==> flow/design.v <==
`timescale 1ns / 1ps
module mac #(
	  parameter N = 16
    )(
    input clk,rst,ce,
    input [N-1:0] a,
    input [N-1:0] b,
    input [N-1:0] c,
    output reg [N-1:0] p
    );
always@(posedge clk)
 begin
    if(rst)
    begin
        p<=0;
    end
    else if(ce)
    begin
        p <= (a*b+c);
    end
 end
endmodule
module variable_shift_reg #(parameter width = 8, parameter size = 3) (
input clk,
input ce,
input rst,
input [width-1:0] data_in,
output [width-1:0] data_out
);
reg [width-1:0] sr [size-1:0];
generate
genvar i;
for(i = 0;i < size;i = i + 1)
begin
    always@(posedge clk)
    begin
        if(rst)
        begin
            sr[i] <= 'd0;
        end
        else
        begin
            if(ce)
            begin
                if(i == 'd0)
                begin
                    sr[i] <= data_in;
                end
                else
                begin
                    sr[i] <= sr[i-1];
                end
            end
        end
    end
end
endgenerate
assign data_out = sr[size-1];
endmodule
module convolver #(
parameter n = 9'h010,
parameter k = 9'h003,
parameter s = 1,
parameter N = 16
)(
input clk,
input ce,
input global_rst,
input [N-1:0] activation,
input [(k*k)*16-1:0] weight1,
output[N-1:0] conv_op,
output valid_conv,
output end_conv
);
reg [31:0] count,count2,count3,row_count;
reg en1,en2,en3;
wire [15:0] tmp [k*k+1:0];
wire [15:0] weight [0:k*k-1];
generate
	genvar l;
	for(l=0;l<k*k;l=l+1)
	begin
      assign weight [l][N-1:0] = weight1[N*l +: N];
	end
endgenerate
assign tmp[0] = 32'h0000000;
generate
genvar i;
  for(i = 0;i<k*k;i=i+1)
  begin: MAC
    if((i+1)%k ==0)
    begin
      if(i==k*k-1)
      begin
      mac #(.N(N)) mac(
        .clk(clk),
        .ce(ce),
        .rst(global_rst),
        .a(activation),
        .b(weight[i]),
        .c(tmp[i]),
        .p(conv_op)
        );
      end
      else
      begin
      wire [N-1:0] tmp2;
      mac #(.N(N)) mac(
        .clk(clk),
        .ce(ce),
        .rst(global_rst),
        .a(activation),
        .b(weight[i]),
        .c(tmp[i]),
        .p(tmp2)
        );
      variable_shift_reg #(.width(N),.size(n-k)) SR (
          .clk(clk),
          .ce(ce),
          .rst(global_rst),
          .data_in(tmp2),
          .data_out(tmp[i+1])
          );
      end
    end
    else
    begin
   mac #(.N(N)) mac2(
      .clk(clk),
      .ce(ce),
      .rst(global_rst),
      .a(activation),
      .b(weight[i]),
      .c(tmp[i]),
      .p(tmp[i+1])
      );
    end
  end
endgenerate
always@(posedge clk)
begin
  if(global_rst)
  begin
    count <=0;
    count2<=0;
    count3<=0;
    row_count <= 0;
    en1<=0;
    en2<=1;
    en3<=0;
  end
  else if(ce)
  begin
    if(count == (k-1)*n+k-1)
    begin
      en1 <= 1'b1;
      count <= count+1'b1;
    end
    else
    begin
      count<= count+1'b1;
    end
  if(en1 && en2)
  begin
    if(count2 == n-k)
    begin
      count2 <= 0;
      en2 <= 0 ;
      row_count <= row_count + 1'b1;
    end
    else
    begin
      count2 <= count2 + 1'b1;
    end
  end
  if(~en2)
  begin
  if(count3 == k-2)
  begin
    count3<=0;
    en2 <= 1'b1;
  end
  else
    count3 <= count3 + 1'b1;
  end
  if((((count2 + 1) % s == 0) && (row_count % s == 0))||(count3 == k-2)&&(row_count % s == 0)||(count == (k-1)*n+k-1))
  begin
    en3 <= 1;
  end
  else
    en3 <= 0;
  end
end
	assign end_conv = (count>= n*n+2) ? 1'b1 : 1'b0;
	assign valid_conv = (en1&&en2&&en3);
endmodule
; ---- From RTL to reports: convolver
; What the tools print for convolver, step after step.
; Lines are those of the file above, counted from 1.
; Library cell names are shortened.
; A cell with n/a has no value.
[inputs]
design = convolver
clk_port = clk
cell_library = sky130hd
pvt_corner = tt_025C_1v80

; ---- Elaborated design
; Yosys after proc, flatten, opt, wreduce and memory -nomap, before mapping. Enables and synchronous resets that opt folds into registers are not counted as muxes. Print and check cells are not counted. Equal cells are merged and count once.
[bits]
reg_bits = 659
latchBits = 0
ramBits = 0
romBits = 0
clocked_rd_ports_x_width = 0
n_memories = 0
inputBits = 163
out_inout_bits = 18
elab_cells = 78
[op_classes]
n_addsub = 11
n_mul = 9
div_mod_pow = 0
cmp = 1
n_eq = 3
n_shift = 0
n_mux = 7
logic = 1
reduce_logical = 5
[ops]
columns = op, n
row1 = multiplier 16 x 16 -> 16 bit, 9
row2 = adder 16 bit, 8
row3 = adder 32 x 1 -> 32 bit with constant B, 3
row4 = 2-to-1 mux 32 bit, 2
row5 = equality test 32 x 1 -> 1 bit with constant B, 1
row6 = equality test 32 x 4 -> 1 bit with constant B, 1
row7 = equality test 32 x 6 -> 1 bit with constant B, 1
row8 = >= comparator 32 x 9 -> 1 bit with constant B, 1
row9 = AND reduction 2 bit, 3
row10 = 2-to-1 mux 1 bit, 5
row11 = logical AND 1 bit, 2
row12 = NOT 1 bit, 1

; ---- Depth
; Depth = most cells in a row (Yosys ltp): at word level without a register or memory, in the mapped netlist without a sequential cell, where the memories' decode and read muxes count.
[depth]
depth_word = 5
ABC_AREA = 0
depth_mapped = 25
mapped_depth_nobuf = 22

; ---- Netlist
; Yosys stat after the flow's synthesis: flattened, memories mapped to cells. It holds for the ABC_AREA given above (unset counts as 0); a run with the other value may have another netlist.
[by_type]
columns = cell_type, n
row1 = fa_1, 832
row2 = dfxtp_1, 659
row3 = ha_1, 471
row4 = mux2i_1, 523
row5 = inv_1, 1370
row6 = and2_1, 495
row7 = nand2_1, 820
row8 = xnor2_1, 298
row9 = nor2_1, 664
row10 = xor2_1, 129
row11 = clkbuf_1, 246
row12 = o21ai_0, 65
row13 = a21oi_1, 53
row14 = buf_2, 53
row15 = a21o_1, 30
row16 = nand3_1, 43
row17 = and3_1, 33
row18 = buf_1, 48
; Other cell types: 41; their cells: 265.
[mapped]
mapped_cells = 7097
mapped_area_um2 = 63185.6
sequential_area_um2 = 13192.7
flip_flops = 659
n_buf = 350
; By module: a second synthesis without flattening, with its own total; a netlist apart from the flattened one above.
[hier_totals]
hier_cells = 7179
area_unflattened_um2 = 64262.9
; Each row is one instance without its submodules.
[modules]
columns = module, n_inst, n_cells, mod_area_um2
row1 = mac #(N=16), 9, 587, 4982.3
row2 = "variable_shift_reg #(width=16, size=13)", 2, 670, 7345.8
row3 = convolver, 1, 556, 4730.8

; ---- Timing after synthesis
; OpenSTA on the mapped netlist: ideal clock, no wires. The path of least setup slack (recovery checks aside). Input and output delay are each 20% of the period. Register names are those of the netlist, which keeps one name where synthesis merged equal registers.
[synth_path]
kind = input port to flip-flop
from = input port activation[10]
to = register MAC[1].genblk1.mac2.p[14]
period_ns = 8.0
arrival_time_ns = 6.990
required_time_ns = 7.872
setup_slack_ns = 0.882
path_delay_ns = 5.518
path_stages = 25
synth_period_reached_ns = 7.118
; "path_delay_ns" is the arrival time less input delay plus setup time.
; "path_stages" counts driving pins, that of a launching flip-flop among them; a cell with two outputs on the path counts twice.
; "synth_period_reached_ns" = period - worst setup slack (recovery checks aside). The figure is calculated, with input and output delays left at 20% of the set period.
; Between the ends stands the longest chain of elaborated cells between them, by number of cells; it is not shown to be the way that was timed. Of several equally long chains one is given.
; Each line given opens the expression or statement behind the cell; cells for indexed reads and writes are added by Yosys, which also makes memories of some case tables.
[synth_via]
path_cell_list = buf_2 buf_2 clkbuf_1 and2_1 fa_1 inv_1 fa_1 inv_1 fa_1 inv_1 fa_1 inv_1 fa_1 inv_1 fa_1 inv_1 ha_1 and2_1 or2_1 a21oi_1 nor2b_1 a311oi_1 xnor2_1 mux2i_1 nor2_1
elab_chain_len = 2
cells_between = 2
cone_classes = add/sub (1); mul (1)
[synth_rtl]
columns = element, line
row1 = start: declaration, 69  ; input [N-1:0] activation,
row2 = multiplier 16 x 16 -> 16 bit, 19  ; p <= (a*b+c);
row3 = adder 16 bit, 19
row4 = end: assignment, 15  ; p<=0;
row5 = end: assignment, 19
row6 = end: declaration, 9  ; output reg [N-1:0] p

; ---- Worst path after layout
; From the final timing report of run 1: the path of least setup slack in the routed layout; clock arrival at registers is part of the times.
[layout_path]
kind = input port to flip-flop
from = input port activation[10]
to = register MAC[4].genblk1.mac2.p[14]
period_ns = 8.25
arrival_time_ns = 7.80
required_time_ns = 8.75
setup_slack_ns = 0.95
path_stages = 21
; Between the ends stands the longest chain of elaborated cells between them, by number of cells; it is not shown to be the way that was timed. Of several equally long chains one is given.
[layout_via]
path_cell_list = buf_2 buf_4 nand2_1 fa_1 fa_1 inv_1 fa_1 inv_1 fa_1 fa_1 fa_1 inv_1 ha_1 and2_1 or2_2 a21oi_1 nor2b_1 a311oi_1 xnor2_1 mux2i_1 nor2_1
elab_chain_len = 2
cells_between = 2
cone_classes = add/sub (1); mul (1)
[layout_rtl]
columns = element, line
row1 = start: declaration, 69  ; input [N-1:0] activation,
row2 = multiplier 16 x 16 -> 16 bit, 19  ; p <= (a*b+c);
row3 = adder 16 bit, 19
row4 = end: assignment, 15  ; p<=0;
row5 = end: assignment, 19
row6 = end: declaration, 9  ; output reg [N-1:0] p

; Top module convolver; platform sky130hd; tools Yosys and OpenROAD; 5 stored runs in no particular order. Input and output delays are each 20% of the period that was set; the output load is 0.01 pF.
; "achieved_clock_period_ns" = clock period - worst setup slack. The figure is calculated, with input and output delays left at 20% of the set period.
; By "design_power_uw" is meant OpenSTA's value without simulated activity: inputs other than the clock are taken to toggle once in ten clock periods, and the tool carries that through the logic.

[run 1: settings]
CELL_PAD_IN_SITES_GLOBAL_PLACEMENT = 1
CORE_UTILIZATION = 24
CTS_CLUSTER_SIZE = 10
PLACE_DENSITY = 0.93
SETUP_SLACK_MARGIN = -0.47
period_ns = 8.25
CAP_MARGIN = 20
CORE_MARGIN = 2
SLEW_MARGIN = 20
[run 1: results]
yosys.chip_area_um2 = 63185.6
die_um2 = 267392.0
final_cell_area_um2 = 71463.5
worstSetupSlack_ns = 0.954
tns_setup_ns = 0.000
final_hold_ws_ns = 0.453
design_power_uw = 23578
achieved_clock_period_ns = 7.296

[run 2: settings]
ABC_AREA = 0
CELL_PAD_IN_SITES_DETAIL_PLACEMENT = 2
CELL_PAD_IN_SITES_GLOBAL_PLACEMENT = 2
CORE_MARGIN = 4
CORE_UTILIZATION = 18
CTS_CLUSTER_SIZE = 90
SETUP_SLACK_MARGIN = -0.41
SLEW_MARGIN = 25
TNS_END_PERCENT = 35
period_ns = 5.71
CAP_MARGIN = 20
[run 2: results]
yosys.chip_area_um2 = 63185.6
die_um2 = 360576.0
final_cell_area_um2 = 78464.0
worstSetupSlack_ns = -0.357
tns_setup_ns = -6.433
final_hold_ws_ns = 0.465
design_power_uw = 41892
achieved_clock_period_ns = 6.067

[run 3: settings]
CELL_PAD_IN_SITES_DETAIL_PLACEMENT = 0
CORE_UTILIZATION = 46
CTS_CLUSTER_DIAMETER = 326
GPL_ROUTABILITY_DRIVEN = 0
PLACE_DENSITY = 0.88
SLEW_MARGIN = 40
period_ns = 4.46
CAP_MARGIN = 20
CORE_MARGIN = 2
[run 3: results]
yosys.chip_area_um2 = 63185.6
die_um2 = 140340.0
final_cell_area_um2 = 78901.9
worstSetupSlack_ns = -2.608
tns_setup_ns = -88.893
final_hold_ws_ns = 0.465
design_power_uw = 67906
achieved_clock_period_ns = 7.068

[run 4: settings]
ABC_AREA = 1
CAP_MARGIN = 10
CELL_PAD_IN_SITES_GLOBAL_PLACEMENT = 3
CORE_ASPECT_RATIO = 1.2
CORE_UTILIZATION = 39
CTS_CLUSTER_SIZE = 33
GPL_TIMING_DRIVEN = 0
MAX_ROUTING_LAYER = met4
PLACE_DENSITY_LB_ADDON = 0.25
SLEW_MARGIN = 40
TNS_END_PERCENT = 15
period_ns = 8.0
CORE_MARGIN = 2
[run 4: results]
yosys.chip_area_um2 = 66978.0
die_um2 = 175082.0
final_cell_area_um2 = 75477.4
worstSetupSlack_ns = 0.130
tns_setup_ns = 0.000
final_hold_ws_ns = 0.460
design_power_uw = 27552
achieved_clock_period_ns = 7.870

[run 5: settings]
CORE_UTILIZATION = 40
SETUP_SLACK_MARGIN = 1.51
period_ns = 7.17
CAP_MARGIN = 20
CORE_MARGIN = 2
SLEW_MARGIN = 20
[run 5: results]
yosys.chip_area_um2 = 63185.6
die_um2 = 161158.0
final_cell_area_um2 = 74468.9
worstSetupSlack_ns = 1.081
tns_setup_ns = 0.000
final_hold_ws_ns = 0.456
design_power_uw = 32511
achieved_clock_period_ns = 6.089
